==> flow/design.v <==
module mux2 #(parameter n = 16) (Out, InA, InB, Select);
	input 	[n-1:0]	InA, InB;
	input			Select;
	output 	[n-1:0]	Out;
	assign Out = Select ? InB : InA;
endmodule
module add(Out, InA, InB);
	input 		[4:0] InA, InB;
	output reg	[4:0] Out;
	always @(*) begin
		Out = InA + InB;
	end
endmodule
module SignExtend(Out, In);
	input 	[4:0] 	In;
	output 	[15:0] 	Out;
	assign Out = In[4] ? {11'b11111111111, In}:{11'b00000000000, In};
endmodule
module ALU (Out, Zero, InA, InB, ALU_opcode);
	input signed		[15:0]	InA, InB;
	input				[2:0]	ALU_opcode;
	output reg signed	[15:0]	Out;
	output reg					Zero;
	always @(*) begin
		case (ALU_opcode)
			3'd0:	Out = InA + InB;
			3'd1:	Out = InA - InB;
			3'd2:	Out = InA & InB;
			3'd3:	Out = InA | InB;
			3'd4:	Out = InA ^ InB;
			3'd5:	Out = InA >> InB[2:0];
			3'd6:	Out = InA >>> InB[2:0];
			3'd7:	Out = InA << InB[2:0];
		endcase
		Zero = (Out == 16'd0) ? 1'b1 : 1'b0;
	end
endmodule
module PC(PC, In, RST, CLK);
	input		[4:0] 	In;
	input 				CLK, RST;
	output reg	[4:0] 	PC;
	always @(posedge CLK) begin
		if (RST)
			PC <= 5'd0;
		else
			PC <= In;
	end
endmodule
module RegFile(	ReadData1, 
				ReadData2,
				REG0,
				REG1,
				REG2,
				REG3,
				REG4,
				REG5,
				REG6,
				REG7,
				WriteData, 
				ReadWriteEn, 
				WriteAddress, 
				ReadAddress1, 
				ReadAddress2, 
				RST,
				CLK);
	input 			ReadWriteEn, RST, CLK;	
	input	[2:0] 	WriteAddress, ReadAddress1, ReadAddress2;
	input	[15:0] 	WriteData;
	output 	[15:0] 	ReadData1, ReadData2;
	output	[15:0] 	REG0, REG1, REG2, REG3, REG4, REG5, REG6, REG7;
	reg 	[15:0] array_reg [7:0];
	reg 	[15:0] reg1, reg2;
	integer i;
	always @(posedge CLK) begin
		if (RST) begin
			for (i=0; i<8; i=i+1)
				array_reg[i] <= 16'd0;
		end
		else if(ReadWriteEn) begin
			if (WriteAddress != 3'd0)
				array_reg[WriteAddress] <= WriteData;	
		end
	end
	always @(*) begin 
			reg1 = array_reg[ReadAddress1];
			reg2 = array_reg[ReadAddress2];
	end	
	assign REG0 = array_reg[0];
	assign REG1 = array_reg[1];
	assign REG2 = array_reg[2];
	assign REG3 = array_reg[3];
	assign REG4 = array_reg[4];
	assign REG5 = array_reg[5];
	assign REG6 = array_reg[6];
	assign REG7 = array_reg[7];
	assign ReadData1 = reg1;
	assign ReadData2 = reg2;
endmodule
module DMEM(ReadData, Address, WriteData, WriteEn, RST, CLK);
	input 				CLK, RST, WriteEn;
	input 		[15:0] 	Address, WriteData;
	output 	 	[15:0] 	ReadData;
	reg [15:0] array_reg [15:0];
	integer i;
	always @ (posedge CLK)begin
		if (RST) begin
			for (i=0; i<16; i=i+1)
				array_reg[i] <= 16'd0;
		end
		else if (WriteEn)
			array_reg[Address[3:0]] <= WriteData;
	end
	assign ReadData = array_reg[Address[3:0]];
endmodule
module Control(PCSrc, RegSrc, RegWrEn, ALUSrc, ALUopcode, DmemWrEn, WrSrc, INST, z);
	input				z;
	input		[4:0] 	INST;
	output reg	[2:0] 	ALUopcode;
	output reg 			PCSrc, RegSrc, RegWrEn, ALUSrc, DmemWrEn, WrSrc;
	always @(*) begin
		PCSrc = 1'b0;
		RegSrc = 1'b0;
		RegWrEn = 1'b0;
		ALUSrc = 1'b0;
		DmemWrEn = 1'b0;
		WrSrc = 1'b1;
		ALUopcode = 3'd0;
		if(INST[4] == 1'b0) begin		 
			PCSrc = 1'b0;
			RegSrc = 1'b1;
			RegWrEn = 1'b1;
			ALUSrc = 1'b0; 				
			DmemWrEn = 1'b0;
			WrSrc = 1'b1;
			if(INST[3:0] == 4'b0010) ALUopcode = 3'd0; 	 
			if(INST[3:0] == 4'b0011) ALUopcode = 3'd1;	 
			if(INST[3:0] == 4'b0100) ALUopcode = 3'd2;	 
			if(INST[3:0] == 4'b0101) ALUopcode = 3'd3;	 
			if(INST[3:0] == 4'b0110) ALUopcode = 3'd4;	 
			if(INST[3:0] == 4'b1000) ALUopcode = 3'd5; 	 
			if(INST[3:0] == 4'b1001) ALUopcode = 3'd6;	 
			if(INST[3:0] == 4'b1010) ALUopcode = 3'd7;	 
		end
		else if(INST[4] == 1'd1) begin
			if(INST[3] == 1'b0) begin 			 
				PCSrc = 1'b0;
				RegSrc = 1'b1;
				RegWrEn = 1'b1;
				ALUSrc = 1'b1;
				DmemWrEn = 1'b0;
				WrSrc = 1'b1;
				if(INST[2:0] == 3'b010) ALUopcode = 3'd0; 	 
				if(INST[2:0] == 3'b100) ALUopcode = 3'd2;	 
				if(INST[2:0] == 3'b101) ALUopcode = 3'd3;	 
				if(INST[2:0] == 3'b110) ALUopcode = 3'd4;	 
			end
			else if (INST[3] == 1'b1) begin
				if (INST[3:0] == 4'b1100) begin     
					PCSrc = 1'b0;
					RegSrc = 1'b0;
					RegWrEn = 1'b1;
					ALUSrc = 1'b1;
					DmemWrEn = 1'b0;
					WrSrc = 1'b0;
					ALUopcode = 3'd0; 	 
				end
				else if (INST[3:0] == 4'b1101) begin     
					PCSrc = 1'b0;
					RegSrc = 1'b0;
					RegWrEn = 1'b0;
					ALUSrc = 1'b1;
					DmemWrEn = 1'b1;
					WrSrc = 1'b0;
					ALUopcode = 3'd0; 	 
				end
				else if (INST[3:0] == 4'b1110) begin     
					RegSrc = 1'b0;
					RegWrEn = 1'b0;
					ALUSrc = 1'b0;
					DmemWrEn = 1'b0;
					WrSrc = 1'b1;
					ALUopcode = 3'd1; 	 
					if(z == 1'b1)
						PCSrc = 1'b1;
					else	
						PCSrc = 1'b0;
				end
				else if (INST[3:0] == 4'b1111) begin     
					RegSrc = 1'b0;
					RegWrEn = 1'b0;
					ALUSrc = 1'b0;
					DmemWrEn = 1'b0;
					WrSrc = 1'b1;
					ALUopcode = 3'd1; 	 
					if(z == 1'b1)
						PCSrc = 1'b0;
					else	
						PCSrc = 1'b1;
				end
			end
		end
	end
endmodule
module Datapath (CLK, RST, INSTR, PCSrc, RegSrc, RegWrEn, ALUSrc, ALUopcode, DmemWrEn, WrSrc, INST, Zero, PC,
				REG0, REG1, REG2, REG3, REG4, REG5, REG6, REG7, ALU_result, outDMEM, ALU_A, ALU_B
				);
	input			CLK, RST, PCSrc, RegSrc, RegWrEn, ALUSrc, DmemWrEn, WrSrc;
	input 	[2:0]	ALUopcode;
	input	[15:0]	INSTR;
	output	[5:0]	PC;
	output 	[15:0]	REG0, REG1, REG2, REG3, REG4, REG5, REG6, REG7;
	output	[15:0]	ALU_result, outDMEM;
	output	[4:0]	INST;
	output			Zero;
	output	[15:0]	ALU_A, ALU_B;
	wire	[15:0]	instruction;
	wire 	[4:0]	PCout;
	wire	[4:0]	pc0, pc1, muxPC;
	wire	[2:0]	muxRegFile;
	wire	[15:0]	A, B;
	wire	[15:0]	kq_signExtend, muxALU;
	wire	[15:0]	outALU;
	wire	[15:0]	muxDataWr;
	mux2 #(.n(5)) inst0(.Select(PCSrc), .InA(pc0), .InB(pc1), .Out(muxPC));
	PC inst1(.CLK(CLK), .RST(RST), .In(muxPC), .PC(PCout));
	add inst2(.InA(5'd1), .InB(PCout), .Out(pc0));
	assign instruction = INSTR;	 
	add inst4(.InA(instruction[4:0]), .InB(PCout), .Out(pc1));
	assign PC = PCout << 1;
	assign INST = instruction[15:11];
	mux2 #(.n(3)) inst5(.Select(RegSrc), .InA(instruction[10:8]), .InB(instruction[4:2]), .Out(muxRegFile));
	RegFile inst6 (	.ReadData1(A), 
					.ReadData2(B),
					.REG0(REG0),
					.REG1(REG1),
					.REG2(REG2),
					.REG3(REG3),
					.REG4(REG4),
					.REG5(REG5),
					.REG6(REG6),
					.REG7(REG7),
					.WriteData(muxDataWr), 
					.ReadWriteEn(RegWrEn), 
					.WriteAddress(instruction[10:8]), 
					.ReadAddress1(instruction[7:5]), 
					.ReadAddress2(muxRegFile), 
					.RST(RST),
					.CLK(CLK));
	SignExtend inst7(.In(instruction[4:0]), .Out(kq_signExtend));
	mux2 #(.n(16)) inst8(.Select(ALUSrc), .InA(B), .InB(kq_signExtend), .Out(muxALU));
	ALU inst9(.InA(A), .InB(muxALU), .ALU_opcode(ALUopcode), .Out(outALU), .Zero(Zero));
	DMEM inst10(.ReadData(outDMEM), .Address(outALU), .WriteData(B), .WriteEn(DmemWrEn), .RST(RST), .CLK(CLK));
	mux2 #(.n(16)) inst11(.Select(WrSrc), .InA(outDMEM), .InB(outALU), .Out(muxDataWr));
	assign ALU_result = outALU;
	assign ALU_A = A;
	assign ALU_B = muxALU;
endmodule
module Lab4(CLK, RST, INSTR, PC, REG0, REG1, REG2, REG3, REG4, REG5, REG6, REG7, 
		inst_opcode, ALUopcode, ALU_result, Zero, outDMEM, ALU_A, ALU_B);
	input	CLK, RST;
	input		[15:0]	INSTR;
	output 		[5:0]	PC;
	output 		[15:0]	REG0, REG1, REG2, REG3, REG4, REG5, REG6, REG7;
	output 		[4:0]	inst_opcode;
	output 		[2:0]	ALUopcode;
	output 		[15:0]	ALU_result, outDMEM, ALU_A, ALU_B;
	output				Zero;
	wire 				PCSrc, RegSrc, RegWrEn, ALUSrc, DmemWrEn, WrSrc;
	Control c(.PCSrc(PCSrc), .RegSrc(RegSrc), 
			.RegWrEn(RegWrEn), .ALUSrc(ALUSrc), 
			.ALUopcode(ALUopcode), 
			.DmemWrEn(DmemWrEn), .WrSrc(WrSrc), 
			.INST(inst_opcode), .z(Zero));
	Datapath d(	.CLK(CLK), .RST(RST), .INSTR(INSTR), .PCSrc(PCSrc), .RegSrc(RegSrc), 
				.RegWrEn(RegWrEn), .ALUSrc(ALUSrc), 
				.ALUopcode(ALUopcode), .DmemWrEn(DmemWrEn), 
				.WrSrc(WrSrc), .INST(inst_opcode), .Zero(Zero), .PC(PC),
				.REG0(REG0), .REG1(REG1), .REG2(REG2), .REG3(REG3), 
				.REG4(REG4), .REG5(REG5), .REG6(REG6), .REG7(REG7), .ALU_result(ALU_result),
				.outDMEM(outDMEM), .ALU_A(ALU_A), .ALU_B(ALU_B)
				);
endmodule
Hand-over note for Lab4

Reports on Lab4:

Tool output for the design above before and after an edit, in the order of the flow.
Lines under "original" count in the file above, lines under "edited" in the edited file.
"difference" is "edited" less "original", of the values as shown; "relative change" is that difference over "original", in percent.
Library cell names are shortened.
The mark -- stands for no value.

* top module: Lab4
* clock input: CLK
* standard-cell library: sky130hd
* timing corner: tt_025C_1v80

The edit:

Unified diff, file above to edited file.
This change comes from a script, not from a designer; no optimisation was intended.

```diff
@@ -101,5 +101,5 @@
 	input 		[15:0] 	Address, WriteData;
 	output 	 	[15:0] 	ReadData;
-	reg [15:0] array_reg [15:0];
+	reg [23:0] array_reg [15:0];
 	integer i;
 	always @ (posedge CLK)begin
```

After elaboration:

Yosys after proc, flatten, opt, wreduce and memory -nomap, before mapping. Enables and synchronous resets that opt folds into registers are not counted as muxes. Memory bits, and registers merged into a memory's read port (data or address), are not among the register bits. Print and check cells are not counted. Equal cells are merged and count once.
Memory sizes are those after Yosys's memory passes, which may raise the word count (mostly to a power of two), join words into wider ones and drop unused or constant bits.

Bit counts
* elaborated cells: original 100, edited 100, difference 0, relative change 0.00%
* memories: original 2, edited 2, difference 0, relative change 0.00%
* flip-flop bits (word level): original 5, edited 5, difference 0, relative change 0.00%
* RAM bits: original 384, edited 512, difference +128, relative change +33.33%
* output and inout bits: original 207, edited 207, difference 0, relative change 0.00%

Cells by class
* $add $sub $neg: original 4, edited 4, difference 0, relative change 0.00%
* equality and inequality tests: original 21, edited 21, difference 0, relative change 0.00%
* reduce/logical cells: original 3, edited 3, difference 0, relative change 0.00%
* bitwise logic cells: original 3, edited 3, difference 0, relative change 0.00%
* shifts and indexed selects: original 3, edited 3, difference 0, relative change 0.00%
* muxes and demuxes: original 63, edited 63, difference 0, relative change 0.00%

Operator list
* 16-bit 2-to-1 mux: original 8, edited 6, difference -2, relative change -25.00%
* 24-bit 2-to-1 mux: original 0, edited 2, difference +2

Operator kinds equal on both sides are left out: 25.

Longest topological paths:

Longest topological path by Yosys (ltp), each cell counted once; first at word level (registers and memories cut), then after technology mapping (sequential cells cut; the memories' decode and read muxes count).

Depth
* word-level depth: original 21, edited 21, difference 0, relative change 0.00%
* ABC_AREA: original 0, edited 0
* mapped depth: original 39, edited 38, difference -1, relative change -2.56%
* gate-level depth less buffers: original 33, edited 32, difference -1, relative change -3.03%

Synthesis result:

Source: synth_stat.txt of the flow (Yosys; design flattened, memories mapped). It holds for the ABC_AREA given above (unset counts as 0); a run with the other value may have another netlist.

Synthesis totals
* buffers: original 171, edited 162, difference -9, relative change -5.26%
* cells in the netlist: original 2180, edited 2275, difference +95, relative change +4.36%
* mapped flip-flops: original 389, edited 389, difference 0, relative change 0.00%
* sequential part of the area (sq um): original 11631.2, edited 11631.2, difference 0.0, relative change 0.00%
* chip area (Yosys) (sq um): original 23181.0, edited 23725.3, difference +544.3, relative change +2.35%

Cell types
* nand2_1: original 167, edited 358, difference +191, relative change +114.37%
* a22oi_1: original 17, edited 72, difference +55, relative change +323.53%
* nor2_1: original 442, edited 398, difference -44, relative change -9.95%
* o21ai_0: original 75, edited 47, difference -28, relative change -37.33%
* a21oi_1: original 72, edited 53, difference -19, relative change -26.39%
* a221oi_2: original 3, edited 19, difference +16, relative change +533.33%
* mux2_2: original 26, edited 11, difference -15, relative change -57.69%
* o211ai_1: original 26, edited 11, difference -15, relative change -57.69%
* inv_1: original 46, edited 59, difference +13, relative change +28.26%
* nand3_1: original 74, edited 62, difference -12, relative change -16.22%
* nor3_1: original 36, edited 24, difference -12, relative change -33.33%
* nor2b_1: original 22, edited 10, difference -12, relative change -54.55%
* mux2i_1: original 161, edited 172, difference +11, relative change +6.83%
* o22ai_1: original 11, edited 22, difference +11, relative change +100.00%
* clkbuf_1: original 90, edited 80, difference -10, relative change -11.11%
* buf_2: original 45, edited 35, difference -10, relative change -22.22%
* buf_4: original 18, edited 27, difference +9, relative change +50.00%
* nor2_2: original 12, edited 3, difference -9, relative change -75.00%

Cell types equal on both sides are left out: 12.
The list need not be complete.
By module: a second synthesis without flattening, with its own total; a netlist apart from the flattened one above.

Second synthesis, totals
* cell total of the unflattened synthesis: original 1761, edited 1761, difference 0, relative change 0.00%
* area (unflattened synthesis) (sq um): original 23296.1, edited 23288.6, difference -7.5, relative change -0.03%

Rows give one instance, submodules left out.

By module, original
* DMEM: area 11577.4 sq um, sequential area 7687.4 sq um, cells 724, times used 1
* RegFile: area 6811.5 sq um, sequential area 3843.7 sq um, cells 411, times used 1
* ALU: area 3523.4 sq um, sequential area 0.0 sq um, cells 485, times used 1
* mux2 #(n=16): area 249.0 sq um, sequential area 0.0 sq um, cells 18, times used 2
* add: area 158.9 sq um, sequential area 0.0 sq um, cells 19, times used 2
* Control: area 173.9 sq um, sequential area 0.0 sq um, cells 25, times used 1
* PC: area 131.4 sq um, sequential area 100.1 sq um, cells 10, times used 1
* SignExtend: area 120.1 sq um, sequential area 0.0 sq um, cells 16, times used 1
* mux2 #(n=5): area 56.3 sq um, sequential area 0.0 sq um, cells 5, times used 1
* Datapath: area 52.6 sq um, sequential area 0.0 sq um, cells 8, times used 1
* mux2 #(n=3): area 33.8 sq um, sequential area 0.0 sq um, cells 3, times used 1
* Lab4: area 0.0 sq um, sequential area 0.0 sq um, cells 0, times used 1

By module, edited
* DMEM: area 11569.8 sq um, sequential area 7687.4 sq um, cells 724, times used 1
* RegFile: area 6811.5 sq um, sequential area 3843.7 sq um, cells 411, times used 1
* ALU: area 3523.4 sq um, sequential area 0.0 sq um, cells 485, times used 1
* mux2 #(n=16): area 249.0 sq um, sequential area 0.0 sq um, cells 18, times used 2
* add: area 158.9 sq um, sequential area 0.0 sq um, cells 19, times used 2
* Control: area 173.9 sq um, sequential area 0.0 sq um, cells 25, times used 1
* PC: area 131.4 sq um, sequential area 100.1 sq um, cells 10, times used 1
* SignExtend: area 120.1 sq um, sequential area 0.0 sq um, cells 16, times used 1
* mux2 #(n=5): area 56.3 sq um, sequential area 0.0 sq um, cells 5, times used 1
* Datapath: area 52.6 sq um, sequential area 0.0 sq um, cells 8, times used 1
* mux2 #(n=3): area 33.8 sq um, sequential area 0.0 sq um, cells 3, times used 1
* Lab4: area 0.0 sq um, sequential area 0.0 sq um, cells 0, times used 1

Worst setup path after synthesis:

OpenSTA on the mapped netlist: ideal clock, no wires. The path of least setup slack (recovery checks aside). Input and output delay are each 20% of the period. Register names are those of the netlist, which keeps one name where synthesis merged equal registers.

Timing path post-synthesis
* path type: original input to output, edited input to output
* from: original input INSTR[14], edited input INSTR[8]
* to: original output Zero, edited output Zero
* external output delay (ps): original 2400, edited 2400, difference 0, relative change 0.00%
* required time (ps): original 9600, edited 9600, difference 0, relative change 0.00%
* path delay (ps): original 4984, edited 4753, difference -231, relative change -4.63%
* time at the first pin (ps): original 2400, edited 2400, difference 0, relative change 0.00%
* period (ps): original 12000, edited 12000, difference 0, relative change 0.00%
* stages: original 25, edited 24, difference -1, relative change -4.00%
* buffers on the path: original 6, edited 5, difference -1, relative change -16.67%
* path slack (ps): original 2216, edited 2447, difference +231
* data arrival time (ps): original 7384, edited 7153, difference -231, relative change -3.13%
* external input delay (ps): original 2400, edited 2400, difference 0, relative change 0.00%
* period reached after synthesis (ps): original 9784, edited 9553, difference -231, relative change -2.36%

"path delay" is the arrival time less input delay plus setup time.
A path that ends at an output port has no setup time.
"stages": output pins that drive a net of the path, with the launching flip-flop's if there is one; two outputs of one cell count as two.
"period reached after synthesis" = period - worst setup slack (recovery checks aside). The figure is calculated, with input and output delays left at 20% of the set period.
Between the ends stands the longest chain of elaborated cells between them, by number of cells; it is not shown to be the way that was timed. Of several equally long chains one is given.
Each line given opens the expression or statement behind the cell; cells for indexed reads and writes are added by Yosys, which also makes memories of some case tables.
A memory read counts as a cell of the chain, while the word-level depth stops at memories.

On the way, post-synthesis, original:
* cells stage by stage: buf_6 and2_1 buf_6 o31a_4 o32ai_2 o31a_1 buf_2 buf_4 buf_4 buf_4 ha_1 a21oi_1 xnor2_1 ha_1 a21o_1 a21oi_1 nand2_1 a31oi_1 o21ai_0 xor2_1 a32oi_1 nand4b_1 nor4_1 nand3_1 a2111oi_0
* length of the longest elaborated chain: 13

RTL lines, path post-synthesis, original
* start, declared: RTL line 261 `input [15:0] INSTR;`
* 4-bit by 2-bit == test with 1-bit output: RTL line 136 `if(INST[3:0] == 4'b0011) ALUopcode = 3'd1;`
* 1-bit 2-to-1 mux: RTL line 136
* 2-bit 2-to-1 mux: RTL line 137 `if(INST[3:0] == 4'b0100) ALUopcode = 3'd2;`
* 2-bit 2-to-1 mux: RTL line 138 `if(INST[3:0] == 4'b0101) ALUopcode = 3'd3;`
* 3-bit 2-to-1 mux: RTL line 139 `if(INST[3:0] == 4'b0110) ALUopcode = 3'd4;`
* 3-bit 2-to-1 mux: RTL line 140 `if(INST[3:0] == 4'b1000) ALUopcode = 3'd5;`
* 3-bit 2-to-1 mux: RTL line 141 `if(INST[3:0] == 4'b1001) ALUopcode = 3'd6;`
* 3-bit 2-to-1 mux: RTL line 142 `if(INST[3:0] == 4'b1010) ALUopcode = 3'd7;`
* 3-bit 2-to-1 mux: RTL line 128 `if(INST[4] == 1'b0) begin`
* 3-bit == test: RTL line 25 `case (ALU_opcode)`
* 16-bit case mux with 8-bit select: RTL line 25
* 16-bit logical NOT: RTL line 35 `Zero = (Out == 16'd0) ? 1'b1 : 1'b0;`
* 1-bit 2-to-1 mux: RTL line 35
* end, declared: RTL line 267 `output Zero;`

Nets of the timed path that keep an RTL name, with a line that drives or declares them; the list need not be complete.

Named nets, post-synthesis, original (RTL line)
* ALU_result[10]: 25

On the way, post-synthesis, edited:
* cells stage by stage: buf_4 buf_4 mux2i_1 nor2_1 o32ai_1 o31a_2 buf_6 buf_2 buf_2 ha_1 nand2b_1 a21o_1 o31ai_1 xnor2_1 ha_1 a21o_1 a21oi_1 nor4bb_1 o31ai_1 xor2_1 or4_1 nand3_1 nor3_1 nor2b_4
* length of the longest elaborated chain: 7

RTL lines, path post-synthesis, edited
* start, declared: RTL line 261 `input [15:0] INSTR;`
* 3-bit 2-to-1 mux: RTL line 5 `assign Out = Select ? InB : InA;`
* memory read 8 x 16 bit: RTL line 71 `reg [15:0] array_reg [7:0];`
* 16-bit 2-to-1 mux: RTL line 5
* 16-bit subtractor: RTL line 27 `3'd1: Out = InA - InB;`
* 16-bit case mux with 8-bit select: RTL line 25 `case (ALU_opcode)`
* 16-bit logical NOT: RTL line 35 `Zero = (Out == 16'd0) ? 1'b1 : 1'b0;`
* 1-bit 2-to-1 mux: RTL line 35
* end, declared: RTL line 267 `output Zero;`

Named nets, post-synthesis, edited (RTL line)
* ALU_result[15]: 25

Timing after layout:

From the final timing report of the runs of pair A: the path of least setup slack in the routed layout; clock arrival at registers is part of the times.
The path's times are printed in steps of 10 ps; the period is the one set.

Timing path post-layout
* path type: original input to output, edited input to output
* from: original input INSTR[14], edited input INSTR[8]
* to: original output Zero, edited output Zero
* stages: original 24, edited 21, difference -3, relative change -12.50%
* period (ps): original 12000, edited 12000, difference 0, relative change 0.00%
* path slack (ps): original 510, edited 430, difference -80
* buffers on the path: original 5, edited 3, difference -2, relative change -40.00%
* required time (ps): original 9600, edited 9600, difference 0, relative change 0.00%
* external output delay (ps): original 2400, edited 2400, difference 0, relative change 0.00%
* external input delay (ps): original 2400, edited 2400, difference 0, relative change 0.00%
* time at the first pin (ps): original 2400, edited 2400, difference 0, relative change 0.00%
* data arrival time (ps): original 9090, edited 9170, difference +80, relative change +0.88%

Between the ends stands the longest chain of elaborated cells between them, by number of cells; it is not shown to be the way that was timed. Of several equally long chains one is given.
A memory read counts as a cell of the chain, while the word-level depth stops at memories.

On the way, post-layout, original:
* cells stage by stage: clkdlybuf4s50_1 buf_4 nand3_1 nand2_1 buf_4 a211oi_1 or4_1 a31o_2 a21oi_1 xnor2_1 ha_1 a21o_1 a21oi_1 nand2_1 a31oi_1 o21ai_0 xor2_1 a32oi_1 nand4b_1 buf_4 nor4_1 nand3_1 a2111oi_0 clkdlybuf4s50_1
* length of the longest elaborated chain: 13

RTL lines, path post-layout, original
* start, declared: RTL line 261 `input [15:0] INSTR;`
* 4-bit by 2-bit == test with 1-bit output: RTL line 136 `if(INST[3:0] == 4'b0011) ALUopcode = 3'd1;`
* 1-bit 2-to-1 mux: RTL line 136
* 2-bit 2-to-1 mux: RTL line 137 `if(INST[3:0] == 4'b0100) ALUopcode = 3'd2;`
* 2-bit 2-to-1 mux: RTL line 138 `if(INST[3:0] == 4'b0101) ALUopcode = 3'd3;`
* 3-bit 2-to-1 mux: RTL line 139 `if(INST[3:0] == 4'b0110) ALUopcode = 3'd4;`
* 3-bit 2-to-1 mux: RTL line 140 `if(INST[3:0] == 4'b1000) ALUopcode = 3'd5;`
* 3-bit 2-to-1 mux: RTL line 141 `if(INST[3:0] == 4'b1001) ALUopcode = 3'd6;`
* 3-bit 2-to-1 mux: RTL line 142 `if(INST[3:0] == 4'b1010) ALUopcode = 3'd7;`
* 3-bit 2-to-1 mux: RTL line 128 `if(INST[4] == 1'b0) begin`
* 3-bit == test: RTL line 25 `case (ALU_opcode)`
* 16-bit case mux with 8-bit select: RTL line 25
* 16-bit logical NOT: RTL line 35 `Zero = (Out == 16'd0) ? 1'b1 : 1'b0;`
* 1-bit 2-to-1 mux: RTL line 35
* end, declared: RTL line 267 `output Zero;`

On the way, post-layout, edited:
* cells stage by stage: clkdlybuf4s50_1 and3_1 nor2_2 mux4_2 mux2i_4 a41oi_1 nor3_1 nor2_1 xnor2_1 ha_1 o21a_1 o21ai_0 a31oi_1 o21ai_0 o21ai_0 xnor2_1 o21ai_1 buf_4 nor3_1 nor2b_4 clkdlybuf4s50_1
* length of the longest elaborated chain: 7

RTL lines, path post-layout, edited
* start, declared: RTL line 261 `input [15:0] INSTR;`
* 3-bit 2-to-1 mux: RTL line 5 `assign Out = Select ? InB : InA;`
* memory read 8 x 16 bit: RTL line 71 `reg [15:0] array_reg [7:0];`
* 16-bit 2-to-1 mux: RTL line 5
* 16-bit subtractor: RTL line 27 `3'd1: Out = InA - InB;`
* 16-bit case mux with 8-bit select: RTL line 25 `case (ALU_opcode)`
* 16-bit logical NOT: RTL line 35 `Zero = (Out == 16'd0) ? 1'b1 : 1'b0;`
* 1-bit 2-to-1 mux: RTL line 35
* end, declared: RTL line 267 `output Zero;`

Flow runs:

Both versions went through the flow (Yosys, OpenROAD) with the same settings in each pair. Constraints: input delay and output delay 20% of the set period each, output load 0.01 pF.

Settings, pair A:
* CORE_UTILIZATION: 40
* PLACE_DENSITY: 0.6
* period_ns: 12.0
* CAP_MARGIN: 20
* CORE_MARGIN: 2
* SLEW_MARGIN: 20

Measured results, pair A
* lowest setup slack (ps): original 506, edited 425, difference -81
* utilization after routing (%): original 48.1, edited 48.6, difference +0.5
* synthesis area (sq um): original 23181.0, edited 23725.3, difference +544.3, relative change +2.35%
* die size (sq um): original 59895.2, edited 61276.1, difference +1380.9, relative change +2.31%
* clock period reached (ps): original 11494, edited 11575, difference +81, relative change +0.70%

Settings, pair B:
* CELL_PAD_IN_SITES_DETAIL_PLACEMENT: 0
* CELL_PAD_IN_SITES_GLOBAL_PLACEMENT: 1
* CORE_UTILIZATION: 64
* GPL_TIMING_DRIVEN: 1
* PLACE_DENSITY_LB_ADDON: 0.18
* SETUP_SLACK_MARGIN: -0.58
* SLEW_MARGIN: 40
* TNS_END_PERCENT: 50
* period_ns: 7.41
* CAP_MARGIN: 20
* CORE_MARGIN: 2

Measured results, pair B
* lowest setup slack (ps): original -624, edited -1011, difference -387
* utilization after routing (%): original 86.3, edited 85.5, difference -0.8
* synthesis area (sq um): original 23181.0, edited 23725.3, difference +544.3, relative change +2.35%
* die size (sq um): original 37758.3, edited 38626.0, difference +867.7, relative change +2.30%
* clock period reached (ps): original 8034, edited 8421, difference +387, relative change +4.82%

By "clock period reached" is meant the clock period of the run minus its worst setup slack. This is arithmetic on one report: input and output delays are still those of the set period (20% each).

End of note.
